==> flow/design.v <==
module PE (
	in_a,
	in_b,
	out_c
);
input	[15:0] in_a;  
input	[15:0] in_b;  
output	[9:0] out_c;
wire    [7:0] psum_l0[3:0];  
wire    [8:0] psum_l1[1:0];
assign psum_l0[0] = in_a[ 3: 0] * in_b[ 3: 0];   
assign psum_l0[1] = in_a[ 7: 4] * in_b[ 7: 4];
assign psum_l0[2] = in_a[11: 8] * in_b[11: 8];
assign psum_l0[3] = in_a[15:12] * in_b[15:12];
assign psum_l1[0] = psum_l0[0] + psum_l0[1];     
assign psum_l1[1] = psum_l0[2] + psum_l0[3];
assign out_c = psum_l1[0] + psum_l1[1];          
endmodule
module Bitblade (
	mode,
	in_a,
	in_b,
    out_c
);
input	mode;
input   [63:0] in_a;
input   [63:0] in_b;
output  [17:0] out_c;
wire    [15:0] pe_in_a[3:0];
wire    [15:0] pe_in_b[3:0];
wire    [ 9:0] pe_out_c[3:0];
wire	[31:0] aw, ax, ay, az;
wire	[31:0] bw, bx, by, bz;
assign aw = {in_a[60+4-1:60], in_a[52+4-1:52], in_a[44+4-1:44], in_a[36+4-1:36]};
assign ax = {in_a[56+4-1:56], in_a[48+4-1:48], in_a[40+4-1:40], in_a[32+4-1:32]};
assign ay = {in_a[28+4-1:28], in_a[20+4-1:20], in_a[12+4-1:12], in_a[ 4+4-1: 4]};
assign az = {in_a[24+4-1:24], in_a[16+4-1:16], in_a[ 8+4-1: 8], in_a[ 0+4-1: 0]};
assign bw = {in_b[60+4-1:60], in_b[52+4-1:52], in_b[44+4-1:44], in_b[36+4-1:36]};
assign bx = {in_b[56+4-1:56], in_b[48+4-1:48], in_b[40+4-1:40], in_b[32+4-1:32]};
assign by = {in_b[28+4-1:28], in_b[20+4-1:20], in_b[12+4-1:12], in_b[ 4+4-1: 4]};
assign bz = {in_b[24+4-1:24], in_b[16+4-1:16], in_b[ 8+4-1: 8], in_b[ 0+4-1: 0]};
assign pe_in_a[0] = (mode) ? aw : ay;
assign pe_in_a[1] = (mode) ? ax : az;
assign pe_in_a[2] = ay;
assign pe_in_a[3] = az;
assign pe_in_b[0] = (mode) ? bw : by;
assign pe_in_b[1] = (mode) ? bx : by;
assign pe_in_b[2] = (mode) ? by : bz;
assign pe_in_b[3] = bz;
PE pe0( .in_a(pe_in_a[0]), .in_b(pe_in_b[0]), .out_c(pe_out_c[0]));
PE pe1( .in_a(pe_in_a[1]), .in_b(pe_in_b[1]), .out_c(pe_out_c[1]));
PE pe2( .in_a(pe_in_a[2]), .in_b(pe_in_b[2]), .out_c(pe_out_c[2]));
PE pe3( .in_a(pe_in_a[3]), .in_b(pe_in_b[3]), .out_c(pe_out_c[3]));
assign out_c = (pe_out_c[0] << (mode ? 0 : 8)) + (pe_out_c[1] << (mode ? 0 : 4)) + (pe_out_c[2] << (mode ? 0 : 4)) + (pe_out_c[3] << (mode ? 0 : 0));
endmodule
module Cfu (
  input               cmd_valid,
  output              cmd_ready,
  input      [9:0]    cmd_payload_function_id,
  input      [31:0]   cmd_payload_inputs_0,
  input      [31:0]   cmd_payload_inputs_1,
  output reg          rsp_valid,
  input               rsp_ready,
  output reg [31:0]   rsp_payload_outputs_0,
  input               reset,
  input               clk
);
wire  [2:0] opcode;
wire  is_setting_mode, is_resetting_acc, is_accumlating, is_loading_upper;
reg         mode;  
reg   [31:0] upper_bitblade_in_a;
reg   [31:0] upper_bitblade_in_b;
wire  [63:0] bitblade_in_a;
wire  [63:0] bitblade_in_b;
wire  [31:0] bitblade_out_c;
assign opcode = cmd_payload_function_id[2:0];
assign is_setting_mode =  (cmd_valid) && (opcode == 0);
assign is_resetting_acc = (cmd_valid) && (opcode == 1);
assign is_loading_upper = (cmd_valid) && (opcode == 2);
assign is_accumlating =   (cmd_valid) && (opcode == 3);
always @(posedge clk) begin
  if (reset)
    mode <= 0;  
  else if (is_setting_mode)
    mode <= cmd_payload_function_id[3];
end
assign cmd_ready = ~rsp_valid;
always @(posedge clk) begin
  if (reset)          rsp_valid <= 1'b0;
  else if (rsp_valid) rsp_valid <= ~rsp_ready;   
  else if (cmd_valid) rsp_valid <= 1'b1;         
end
always @(posedge clk) begin
  if (reset)
    rsp_payload_outputs_0 <= 32'b0;
  else if (is_resetting_acc)
    rsp_payload_outputs_0 <= 32'b0;
  else if (is_accumlating)
    rsp_payload_outputs_0 <= rsp_payload_outputs_0 + bitblade_out_c;
end
always @(posedge clk) begin
  if (reset)                  upper_bitblade_in_a <= 0;
  else if (is_loading_upper)  upper_bitblade_in_a <= cmd_payload_inputs_0;
end
always @(posedge clk) begin
  if (reset)                  upper_bitblade_in_b <= 0;
  else if (is_loading_upper)  upper_bitblade_in_b <= cmd_payload_inputs_1;
end
assign bitblade_in_a = {upper_bitblade_in_a, cmd_payload_inputs_0};
assign bitblade_in_b = {upper_bitblade_in_b, cmd_payload_inputs_1};
Bitblade bitblade(
  .mode(mode),
  .in_a(bitblade_in_a),
  .in_b(bitblade_in_b),
  .out_c(bitblade_out_c)
);
endmodule
Wiki page: Cfu / tool data

=== Step by step through the tools: Cfu ===
Each step is given for the RTL above and for the edited RTL.
Lines under "original" count in the file above, lines under "edited" in the edited file.
"difference" is "edited" less "original", of the values as shown; "relative change" is that difference over "original", in percent.
Not given: -

* Top: Cfu
* Clock port: clk
* Cell library: sky130hd
* Library corner: tt_025C_1v80

=== Diff ===
Unified diff, file above to edited file.
The edited RTL no longer does the same as the RTL above: the edit was made by script, with no optimisation intended.

<pre>
@@ -87,6 +87,5 @@
 assign cmd_ready = ~rsp_valid;
 always @(posedge clk) begin
-  if (reset)          rsp_valid <= 1'b0;
-  else if (rsp_valid) rsp_valid <= ~rsp_ready;   
+  if (rsp_valid) rsp_valid <= ~rsp_ready;   
   else if (cmd_valid) rsp_valid <= 1'b1;         
 end
</pre>

=== Word-level counts ===
Yosys after proc, flatten, opt, wreduce and memory -nomap, before mapping. Enables and synchronous resets that opt folds into registers are not counted as muxes. Memory bits, and registers merged into a memory's read port (data or address), are not among the register bits. Print and check cells are not counted. Equal cells are merged and count once.

{| class="wikitable"
|+ Storage and ports
! item !! original !! edited !! difference !! relative change (%)
|-
| flip-flop bits (word level) || 98 || 98 || 0 || 0.00
|-
| bits of input ports || 78 || 78 || 0 || 0.00
|-
| output and inout port bits || 34 || 34 || 0 || 0.00
|}

{| class="wikitable"
|+ Cells by class
! item !! original !! edited !! difference !! relative change (%)
|-
| add/sub/neg operators || 16 || 16 || 0 || 0.00
|-
| multipliers || 16 || 16 || 0 || 0.00
|-
| equality and inequality tests || 3 || 3 || 0 || 0.00
|-
| shift-type cells || 3 || 3 || 0 || 0.00
|-
| mux-type cells || 9 || 9 || 0 || 0.00
|-
| bitwise logic cells || 2 || 2 || 0 || 0.00
|-
| reduce/logical cells || 6 || 6 || 0 || 0.00
|}

{| class="wikitable"
|+ Operator list
! operator !! original !! edited !! difference !! relative change (%)
|-
| 4-bit by 4-bit multiplier with 8-bit output || 16 || 16 || 0 || 0.00
|-
| 8-bit by 8-bit adder with 9-bit output || 8 || 8 || 0 || 0.00
|-
| 16-bit two-way mux || 5 || 5 || 0 || 0.00
|-
| 9-bit by 9-bit adder with 10-bit output || 4 || 4 || 0 || 0.00
|-
| 1-bit logical AND || 4 || 4 || 0 || 0.00
|-
| 10-bit by 32-bit << shifter with 18-bit output || 3 || 3 || 0 || 0.00
|-
| 18-bit adder || 2 || 2 || 0 || 0.00
|-
| 3-bit by 2-bit equality test with 1-bit output (second input constant) || 2 || 2 || 0 || 0.00
|-
| 1-bit two-way mux || 2 || 2 || 0 || 0.00
|-
| 1-bit NOT || 2 || 2 || 0 || 0.00
|-
| 18-bit by 10-bit adder with 18-bit output || 1 || 1 || 0 || 0.00
|-
| 32-bit by 18-bit adder with 32-bit output || 1 || 1 || 0 || 0.00
|-
| 3-bit by 1-bit equality test with 1-bit output (second input constant) || 1 || 1 || 0 || 0.00
|-
| 3-bit zero test || 1 || 1 || 0 || 0.00
|-
| 3-bit two-way mux || 1 || 1 || 0 || 0.00
|-
| 4-bit two-way mux || 1 || 1 || 0 || 0.00
|-
| 2-bit OR reduction || 1 || 1 || 0 || 0.00
|}

=== Logic depth ===
Yosys ltp: most cells in a row. Word level: on the elaborated netlist, between registers, memories and ports. Mapped: between sequential cells and ports; inverters and the memories' decode and read muxes count.

{| class="wikitable"
|+ Depth
! item !! original !! edited !! difference !! relative change (%)
|-
| depth after elaboration || 9 || 9 || 0 || 0.00
|-
| ABC_AREA || 0 || 0 || - || -
|-
| mapped depth || 50 || 48 || -2 || -4.00
|}

=== Synthesis result ===
Yosys stat after the flow's synthesis: flattened, memories mapped to cells. It holds for the ABC_AREA given above (unset counts as 0); a run with the other value may have another netlist.

{| class="wikitable"
|+ Mapped netlist
! item !! original !! edited !! difference !! relative change (%)
|-
| standard cells after synthesis || 1809 || 1815 || +6 || +0.33
|-
| synthesis area (µm²) || 16035.4 || 15994.1 || -41.3 || -0.26
|-
| sequential area (µm²) || 1961.9 || 1961.9 || 0.0 || 0.00
|-
| mapped flip-flops || 98 || 98 || 0 || 0.00
|-
| buffer cells || 74 || 70 || -4 || -5.41
|}

{| class="wikitable"
|+ Cells by type
! cell type !! original !! edited !! difference !! relative change (%)
|-
| sky130_fd_sc_hd__nor2_1 || 45 || 60 || +15 || +33.33
|-
| sky130_fd_sc_hd__clkbuf_1 || 67 || 56 || -11 || -16.42
|-
| sky130_fd_sc_hd__xor2_1 || 19 || 27 || +8 || +42.11
|-
| sky130_fd_sc_hd__or4_1 || 9 || 2 || -7 || -77.78
|-
| sky130_fd_sc_hd__buf_1 || 4 || 11 || +7 || +175.00
|-
| sky130_fd_sc_hd__o21ai_1 || 3 || 9 || +6 || +200.00
|-
| sky130_fd_sc_hd__nand3_1 || 15 || 10 || -5 || -33.33
|-
| sky130_fd_sc_hd__o31ai_1 || 7 || 2 || -5 || -71.43
|-
| sky130_fd_sc_hd__a31oi_1 || 6 || 1 || -5 || -83.33
|-
| sky130_fd_sc_hd__inv_1 || 305 || 301 || -4 || -1.31
|-
| sky130_fd_sc_hd__and3_1 || 5 || 9 || +4 || +80.00
|-
| sky130_fd_sc_hd__o311ai_0 || 4 || 0 || -4 || -100.00
|-
| sky130_fd_sc_hd__or3_1 || 2 || 6 || +4 || +200.00
|-
| sky130_fd_sc_hd__nand2_1 || 227 || 230 || +3 || +1.32
|-
| sky130_fd_sc_hd__a21oi_1 || 119 || 122 || +3 || +2.52
|-
| sky130_fd_sc_hd__nand2b_1 || 16 || 13 || -3 || -18.75
|-
| sky130_fd_sc_hd__o211ai_1 || 6 || 3 || -3 || -50.00
|-
| sky130_fd_sc_hd__nand4_1 || 5 || 8 || +3 || +60.00
|}

The list need not be complete.
By module: a second synthesis without flattening, with its own total; a netlist apart from the flattened one above.

{| class="wikitable"
|+ Unflattened totals
! item !! original !! edited !! difference !! relative change (%)
|-
| cells (unflattened synthesis) || 1926 || 1913 || -13 || -0.67
|-
| area (unflattened synthesis) (µm²) || 16049.1 || 15890.2 || -158.9 || -0.99
|}

Each row is one instance without its submodules.

{| class="wikitable"
|+ By module, original
! module !! instances !! cells !! area (µm²)
|-
| PE || 4 || 249 || 2208.4
|-
| Cfu || 1 || 576 || 4554.4
|-
| Bitblade || 1 || 354 || 2661.3
|}

{| class="wikitable"
|+ By module, edited
! module !! instances !! cells !! area (µm²)
|-
| PE || 4 || 249 || 2208.4
|-
| Cfu || 1 || 563 || 4395.5
|-
| Bitblade || 1 || 354 || 2661.3
|}

=== Timing after synthesis ===
Source: OpenSTA report_checks on the synthesized netlist (no wires, ideal clock, input and output delay 20% of the period each), path of least setup slack; recovery checks are left aside. Register names are those of the netlist, which keeps one name where synthesis merged equal registers.

{| class="wikitable"
|+ Path after synthesis
! item !! original !! edited !! difference !! relative change (%)
|-
| kind || in2reg || in2reg || - || -
|-
| from || input cmd_payload_inputs_1[20] || input cmd_payload_inputs_1[20] || - || -
|-
| to || register rsp_payload_outputs_0[28] || register rsp_payload_outputs_0[30] || - || -
|-
| period (ns) || 13.5 || 13.5 || 0.0 || 0.00
|-
| input delay (ns) || 2.700 || 2.700 || 0.000 || 0.00
|-
| library setup time (ns) || 0.070 || 0.128 || +0.058 || -
|-
| launch time at the first pin (ns) || 2.700 || 2.700 || 0.000 || 0.00
|-
| data arrival time (ns) || 13.197 || 13.067 || -0.130 || -0.99
|-
| data required time (ns) || 13.430 || 13.372 || -0.058 || -0.43
|-
| path slack (ns) || 0.232 || 0.306 || +0.074 || -
|-
| delay of the path (ns) || 10.567 || 10.495 || -0.072 || -0.68
|-
| stages || 37 || 36 || -1 || -2.70
|-
| synthesis period reached (ns) || 13.268 || 13.194 || -0.074 || -0.56
|}

"delay of the path" = arrival - input delay + setup time.
"stages" counts driving pins, that of a launching flip-flop among them; a cell with two outputs on the path counts twice.
"synthesis period reached" is the clock period less the worst setup slack; recovery checks do not enter. This is arithmetic on one report: input and output delays are still those of the set period (20% each).
Between the ends stands the longest chain of elaborated cells between them, by number of cells; it is not shown to be the way that was timed. Of several equally long chains one is given.
Each line given opens the expression or statement behind the cell; cells for indexed reads and writes are added by Yosys, which also makes memories of some case tables.
A register here has more assigning lines than the two given.

Between the ends, after synthesis, original:
* Cells stage by stage: sky130_fd_sc_hd__clkbuf_1 -> sky130_fd_sc_hd__mux2i_1 -> sky130_fd_sc_hd__nand2b_1 -> sky130_fd_sc_hd__fa_1 -> sky130_fd_sc_hd__inv_1 -> sky130_fd_sc_hd__fa_1 -> sky130_fd_sc_hd__ha_1 -> sky130_fd_sc_hd__fa_1 -> sky130_fd_sc_hd__fa_1 -> sky130_fd_sc_hd__ha_1 -> sky130_fd_sc_hd__ha_1 -> sky130_fd_sc_hd__fa_1 -> sky130_fd_sc_hd__nand2_1 -> sky130_fd_sc_hd__fa_1 -> sky130_fd_sc_hd__fa_1 -> sky130_fd_sc_hd__fa_1 -> sky130_fd_sc_hd__fa_1 -> sky130_fd_sc_hd__fa_1 -> sky130_fd_sc_hd__inv_1 -> sky130_fd_sc_hd__fa_1 -> sky130_fd_sc_hd__fa_1 -> sky130_fd_sc_hd__a211o_1 -> sky130_fd_sc_hd__a21oi_1 -> sky130_fd_sc_hd__o21ai_0 -> sky130_fd_sc_hd__a21o_1 -> sky130_fd_sc_hd__a31o_2 -> sky130_fd_sc_hd__a21oi_1 -> sky130_fd_sc_hd__xnor2_1 -> sky130_fd_sc_hd__ha_1 -> sky130_fd_sc_hd__nand4_4 -> sky130_fd_sc_hd__nor2_4 -> sky130_fd_sc_hd__nand4_2 -> sky130_fd_sc_hd__nor3_2 -> sky130_fd_sc_hd__nor3_1 -> sky130_fd_sc_hd__buf_6 -> sky130_fd_sc_hd__or4_1 -> sky130_fd_sc_hd__a21oi_1
* Length of the longest elaborated chain: 9

{| class="wikitable"
|+ Ends and longest elaborated chain, after synthesis, original
! item !! RTL line !! text
|-
| start: declaration || 61 || <nowiki>input      [31:0]   cmd_payload_inputs_1,</nowiki>
|-
| 16-bit two-way mux || 46 || <nowiki>assign pe_in_b[0] = (mode) ? bw : by;</nowiki>
|-
| 4-bit by 4-bit multiplier with 8-bit output || 13 || <nowiki>assign psum_l0[2] = in_a[11: 8] * in_b[11: 8];</nowiki>
|-
| 8-bit by 8-bit adder with 9-bit output || 16 || <nowiki>assign psum_l1[1] = psum_l0[2] + psum_l0[3];</nowiki>
|-
| 9-bit by 9-bit adder with 10-bit output || 17 || <nowiki>assign out_c = psum_l1[0] + psum_l1[1];</nowiki>
|-
| 10-bit by 32-bit << shifter with 18-bit output || 54 || <nowiki>assign out_c = (pe_out_c[0] << (mode ? 0 : 8)) + (pe_out_c[1] << (mode ? 0 : 4)) + (pe_out_c[2] << (mode ? 0 : ...</nowiki>
|-
| 18-bit adder x2 || 54 ||
|-
| 18-bit by 10-bit adder with 18-bit output || 54 ||
|-
| 32-bit by 18-bit adder with 32-bit output || 99 || <nowiki>rsp_payload_outputs_0 <= rsp_payload_outputs_0 + bitblade_out_c;</nowiki>
|-
| end: assignment || 97 || <nowiki>rsp_payload_outputs_0 <= 32'b0;</nowiki>
|-
| end: assignment || 99 ||
|-
| end: declaration || 64 || <nowiki>output reg [31:0]   rsp_payload_outputs_0,</nowiki>
|}

Between the ends, after synthesis, edited:
* Cells stage by stage: sky130_fd_sc_hd__clkbuf_1 -> sky130_fd_sc_hd__mux2i_1 -> sky130_fd_sc_hd__nand2b_1 -> sky130_fd_sc_hd__fa_1 -> sky130_fd_sc_hd__inv_1 -> sky130_fd_sc_hd__fa_1 -> sky130_fd_sc_hd__ha_1 -> sky130_fd_sc_hd__fa_1 -> sky130_fd_sc_hd__fa_1 -> sky130_fd_sc_hd__ha_1 -> sky130_fd_sc_hd__ha_1 -> sky130_fd_sc_hd__fa_1 -> sky130_fd_sc_hd__nand2_1 -> sky130_fd_sc_hd__fa_1 -> sky130_fd_sc_hd__fa_1 -> sky130_fd_sc_hd__fa_1 -> sky130_fd_sc_hd__fa_1 -> sky130_fd_sc_hd__fa_1 -> sky130_fd_sc_hd__inv_1 -> sky130_fd_sc_hd__fa_1 -> sky130_fd_sc_hd__fa_1 -> sky130_fd_sc_hd__a211oi_1 -> sky130_fd_sc_hd__o21ai_1 -> sky130_fd_sc_hd__a21oi_1 -> sky130_fd_sc_hd__nor2_1 -> sky130_fd_sc_hd__a2111oi_2 -> sky130_fd_sc_hd__a21oi_1 -> sky130_fd_sc_hd__xor2_1 -> sky130_fd_sc_hd__ha_1 -> sky130_fd_sc_hd__and3_1 -> sky130_fd_sc_hd__nand2_1 -> sky130_fd_sc_hd__or4b_4 -> sky130_fd_sc_hd__o21ai_2 -> sky130_fd_sc_hd__and2b_1 -> sky130_fd_sc_hd__xnor2_1 -> sky130_fd_sc_hd__nor2_1
* Length of the longest elaborated chain: 9

{| class="wikitable"
|+ Ends and longest elaborated chain, after synthesis, edited
! item !! RTL line !! text
|-
| start: declaration || 61 || <nowiki>input      [31:0]   cmd_payload_inputs_1,</nowiki>
|-
| 16-bit two-way mux || 46 || <nowiki>assign pe_in_b[0] = (mode) ? bw : by;</nowiki>
|-
| 4-bit by 4-bit multiplier with 8-bit output || 13 || <nowiki>assign psum_l0[2] = in_a[11: 8] * in_b[11: 8];</nowiki>
|-
| 8-bit by 8-bit adder with 9-bit output || 16 || <nowiki>assign psum_l1[1] = psum_l0[2] + psum_l0[3];</nowiki>
|-
| 9-bit by 9-bit adder with 10-bit output || 17 || <nowiki>assign out_c = psum_l1[0] + psum_l1[1];</nowiki>
|-
| 10-bit by 32-bit << shifter with 18-bit output || 54 || <nowiki>assign out_c = (pe_out_c[0] << (mode ? 0 : 8)) + (pe_out_c[1] << (mode ? 0 : 4)) + (pe_out_c[2] << (mode ? 0 : ...</nowiki>
|-
| 18-bit adder x2 || 54 ||
|-
| 18-bit by 10-bit adder with 18-bit output || 54 ||
|-
| 32-bit by 18-bit adder with 32-bit output || 98 || <nowiki>rsp_payload_outputs_0 <= rsp_payload_outputs_0 + bitblade_out_c;</nowiki>
|-
| end: assignment || 96 || <nowiki>rsp_payload_outputs_0 <= 32'b0;</nowiki>
|-
| end: assignment || 98 ||
|-
| end: declaration || 64 || <nowiki>output reg [31:0]   rsp_payload_outputs_0,</nowiki>
|}

=== Worst path after layout ===
Path of least setup slack in the final report of each run of set A (OpenROAD, finished layout, wires in). Where an end is a register, its clock arrival counts in the times.

{| class="wikitable"
|+ Path after layout
! item !! original !! edited !! difference !! relative change (%)
|-
| kind || in2reg || in2reg || - || -
|-
| from || input cmd_payload_inputs_1[11] || input cmd_payload_inputs_1[5] || - || -
|-
| to || register rsp_payload_outputs_0[24] || register rsp_payload_outputs_0[30] || - || -
|-
| period (ns) || 13.5 || 13.5 || 0.0 || 0.00
|-
| input delay (ns) || 2.70 || 2.70 || 0.00 || 0.00
|-
| library setup time (ns) || 0.14 || 0.13 || -0.01 || -
|-
| launch time at the first pin (ns) || 2.70 || 2.70 || 0.00 || 0.00
|-
| data arrival time (ns) || 13.58 || 13.47 || -0.11 || -0.81
|-
| data required time (ns) || 13.75 || 13.76 || +0.01 || +0.07
|-
| path slack (ns) || 0.18 || 0.29 || +0.11 || -
|-
| stages || 39 || 46 || +7 || +17.95
|}

Between the ends stands the longest chain of elaborated cells between them, by number of cells; it is not shown to be the way that was timed. Of several equally long chains one is given.
A register here has more assigning lines than the two given.

Between the ends, after layout, original:
* Cells stage by stage: sky130_fd_sc_hd__dlygate4sd2_1 -> sky130_fd_sc_hd__mux2i_2 -> sky130_fd_sc_hd__nor2b_1 -> sky130_fd_sc_hd__fa_1 -> sky130_fd_sc_hd__inv_1 -> sky130_fd_sc_hd__fa_1 -> sky130_fd_sc_hd__inv_1 -> sky130_fd_sc_hd__fa_2 -> sky130_fd_sc_hd__fa_2 -> sky130_fd_sc_hd__fa_2 -> sky130_fd_sc_hd__ha_4 -> sky130_fd_sc_hd__fa_2 -> sky130_fd_sc_hd__a21o_1 -> sky130_fd_sc_hd__a21oi_2 -> sky130_fd_sc_hd__xnor2_2 -> sky130_fd_sc_hd__o21ai_2 -> sky130_fd_sc_hd__ha_1 -> sky130_fd_sc_hd__fa_1 -> [3 not listed] -> sky130_fd_sc_hd__fa_2 -> sky130_fd_sc_hd__fa_1 -> sky130_fd_sc_hd__inv_2 -> sky130_fd_sc_hd__ha_4 -> sky130_fd_sc_hd__or4_4 -> sky130_fd_sc_hd__o211ai_1 -> sky130_fd_sc_hd__a21oi_1 -> sky130_fd_sc_hd__nand3_1 -> sky130_fd_sc_hd__buf_4 -> sky130_fd_sc_hd__a31oi_2 -> sky130_fd_sc_hd__xnor2_2 -> sky130_fd_sc_hd__ha_4 -> sky130_fd_sc_hd__buf_4 -> sky130_fd_sc_hd__a21oi_1 -> sky130_fd_sc_hd__o21ai_4 -> sky130_fd_sc_hd__o311ai_0 -> sky130_fd_sc_hd__xor2_1 -> sky130_fd_sc_hd__nor2_1
* Length of the longest elaborated chain: 8

{| class="wikitable"
|+ Ends and longest elaborated chain, after layout, original
! item !! RTL line !! text
|-
| start: declaration || 61 || <nowiki>input      [31:0]   cmd_payload_inputs_1,</nowiki>
|-
| 16-bit two-way mux || 48 || <nowiki>assign pe_in_b[2] = (mode) ? by : bz;</nowiki>
|-
| 4-bit by 4-bit multiplier with 8-bit output || 12 || <nowiki>assign psum_l0[1] = in_a[ 7: 4] * in_b[ 7: 4];</nowiki>
|-
| 8-bit by 8-bit adder with 9-bit output || 15 || <nowiki>assign psum_l1[0] = psum_l0[0] + psum_l0[1];</nowiki>
|-
| 9-bit by 9-bit adder with 10-bit output || 17 || <nowiki>assign out_c = psum_l1[0] + psum_l1[1];</nowiki>
|-
| 10-bit by 32-bit << shifter with 18-bit output || 54 || <nowiki>assign out_c = (pe_out_c[0] << (mode ? 0 : 8)) + (pe_out_c[1] << (mode ? 0 : 4)) + (pe_out_c[2] << (mode ? 0 : ...</nowiki>
|-
| 18-bit adder || 54 ||
|-
| 18-bit by 10-bit adder with 18-bit output || 54 ||
|-
| 32-bit by 18-bit adder with 32-bit output || 99 || <nowiki>rsp_payload_outputs_0 <= rsp_payload_outputs_0 + bitblade_out_c;</nowiki>
|-
| end: assignment || 97 || <nowiki>rsp_payload_outputs_0 <= 32'b0;</nowiki>
|-
| end: assignment || 99 ||
|-
| end: declaration || 64 || <nowiki>output reg [31:0]   rsp_payload_outputs_0,</nowiki>
|}

Between the ends, after layout, edited:
* Cells stage by stage: sky130_fd_sc_hd__dlygate4sd2_1 -> sky130_fd_sc_hd__buf_4 -> sky130_fd_sc_hd__a32oi_1 -> sky130_fd_sc_hd__fa_1 -> sky130_fd_sc_hd__fa_1 -> sky130_fd_sc_hd__inv_1 -> sky130_fd_sc_hd__fa_1 -> sky130_fd_sc_hd__fa_1 -> sky130_fd_sc_hd__fa_1 -> sky130_fd_sc_hd__fa_1 -> sky130_fd_sc_hd__ha_4 -> sky130_fd_sc_hd__a21o_1 -> sky130_fd_sc_hd__a21oi_2 -> sky130_fd_sc_hd__buf_4 -> sky130_fd_sc_hd__buf_4 -> sky130_fd_sc_hd__buf_4 -> sky130_fd_sc_hd__buf_4 -> sky130_fd_sc_hd__buf_4 -> [10 not listed] -> sky130_fd_sc_hd__fa_1 -> sky130_fd_sc_hd__inv_1 -> sky130_fd_sc_hd__ha_4 -> sky130_fd_sc_hd__o21a_1 -> sky130_fd_sc_hd__a21oi_2 -> sky130_fd_sc_hd__nor2_2 -> sky130_fd_sc_hd__a2111oi_2 -> sky130_fd_sc_hd__buf_4 -> sky130_fd_sc_hd__a21oi_2 -> sky130_fd_sc_hd__xor2_1 -> sky130_fd_sc_hd__ha_1 -> sky130_fd_sc_hd__and3_4 -> sky130_fd_sc_hd__nand2_2 -> sky130_fd_sc_hd__or4b_4 -> sky130_fd_sc_hd__o21ai_4 -> sky130_fd_sc_hd__and2b_1 -> sky130_fd_sc_hd__xnor2_1 -> sky130_fd_sc_hd__nor2_1
* Length of the longest elaborated chain: 9

{| class="wikitable"
|+ Ends and longest elaborated chain, after layout, edited
! item !! RTL line !! text
|-
| start: declaration || 61 || <nowiki>input      [31:0]   cmd_payload_inputs_1,</nowiki>
|-
| 16-bit two-way mux || 46 || <nowiki>assign pe_in_b[0] = (mode) ? bw : by;</nowiki>
|-
| 4-bit by 4-bit multiplier with 8-bit output || 11 || <nowiki>assign psum_l0[0] = in_a[ 3: 0] * in_b[ 3: 0];</nowiki>
|-
| 8-bit by 8-bit adder with 9-bit output || 15 || <nowiki>assign psum_l1[0] = psum_l0[0] + psum_l0[1];</nowiki>
|-
| 9-bit by 9-bit adder with 10-bit output || 17 || <nowiki>assign out_c = psum_l1[0] + psum_l1[1];</nowiki>
|-
| 10-bit by 32-bit << shifter with 18-bit output || 54 || <nowiki>assign out_c = (pe_out_c[0] << (mode ? 0 : 8)) + (pe_out_c[1] << (mode ? 0 : 4)) + (pe_out_c[2] << (mode ? 0 : ...</nowiki>
|-
| 18-bit adder x2 || 54 ||
|-
| 18-bit by 10-bit adder with 18-bit output || 54 ||
|-
| 32-bit by 18-bit adder with 32-bit output || 98 || <nowiki>rsp_payload_outputs_0 <= rsp_payload_outputs_0 + bitblade_out_c;</nowiki>
|-
| end: assignment || 96 || <nowiki>rsp_payload_outputs_0 <= 32'b0;</nowiki>
|-
| end: assignment || 98 ||
|-
| end: declaration || 64 || <nowiki>output reg [31:0]   rsp_payload_outputs_0,</nowiki>
|}

=== Flow runs ===
Both versions went through the flow (Yosys, OpenROAD) with the same settings in each pair. Constraints: input delay and output delay 20% of the set period each, output load 0.01 pF.

Flow settings, set A:
* period_ns: 13.5
* CAP_MARGIN: 20
* CORE_MARGIN: 2
* CORE_UTILIZATION: 40
* SLEW_MARGIN: 20

{| class="wikitable"
|+ Measured results, set A
! item !! original !! edited !! difference !! relative change (%)
|-
| cell area after synthesis (µm²) || 16035.4 || 15994.1 || -41.3 || -0.26
|-
| full die area (µm²) || 41705.8 || 41601.7 || -104.1 || -0.25
|-
| standard-cell area after routing (µm²) || 20294.5 || 20158.1 || -136.4 || -0.67
|-
| utilization in the final report (%) || 51.2 || 50.9 || -0.3 || -
|-
| worst setup slack after layout (ns) || 0.177 || 0.289 || +0.112 || -
|-
| setup TNS (ns) || 0.000 || 0.000 || 0.000 || -
|-
| worst hold slack in the final report (ns) || 0.482 || 0.480 || -0.002 || -
|-
| clock period reached (ns) || 13.323 || 13.211 || -0.112 || -0.84
|}

Flow settings, set B:
* ABC_AREA: 0
* CELL_PAD_IN_SITES_GLOBAL_PLACEMENT: 1
* CORE_ASPECT_RATIO: 0.66
* CORE_UTILIZATION: 53
* CTS_CLUSTER_DIAMETER: 233
* SETUP_SLACK_MARGIN: -1.29
* period_ns: 14.4
* CAP_MARGIN: 20
* CORE_MARGIN: 2
* SLEW_MARGIN: 20

{| class="wikitable"
|+ Measured results, set B
! item !! original !! edited !! difference !! relative change (%)
|-
| cell area after synthesis (µm²) || 16035.4 || 15994.1 || -41.3 || -0.26
|-
| full die area (µm²) || 31692.8 || 31613.7 || -79.1 || -0.25
|-
| standard-cell area after routing (µm²) || 18978.2 || 18799.3 || -178.9 || -0.94
|-
| utilization in the final report (%) || 64.1 || 63.5 || -0.6 || -
|-
| worst setup slack after layout (ns) || -0.183 || -0.076 || +0.107 || -
|-
| setup TNS (ns) || -0.845 || -0.365 || +0.480 || -
|-
| worst hold slack in the final report (ns) || 0.481 || 0.482 || +0.001 || -
|-
| clock period reached (ns) || 14.583 || 14.476 || -0.107 || -0.73
|}

"clock period reached" is the run's clock period less its worst setup slack. It is reckoned from that one timing run; input and output delays stay at 20% of the period that was set.
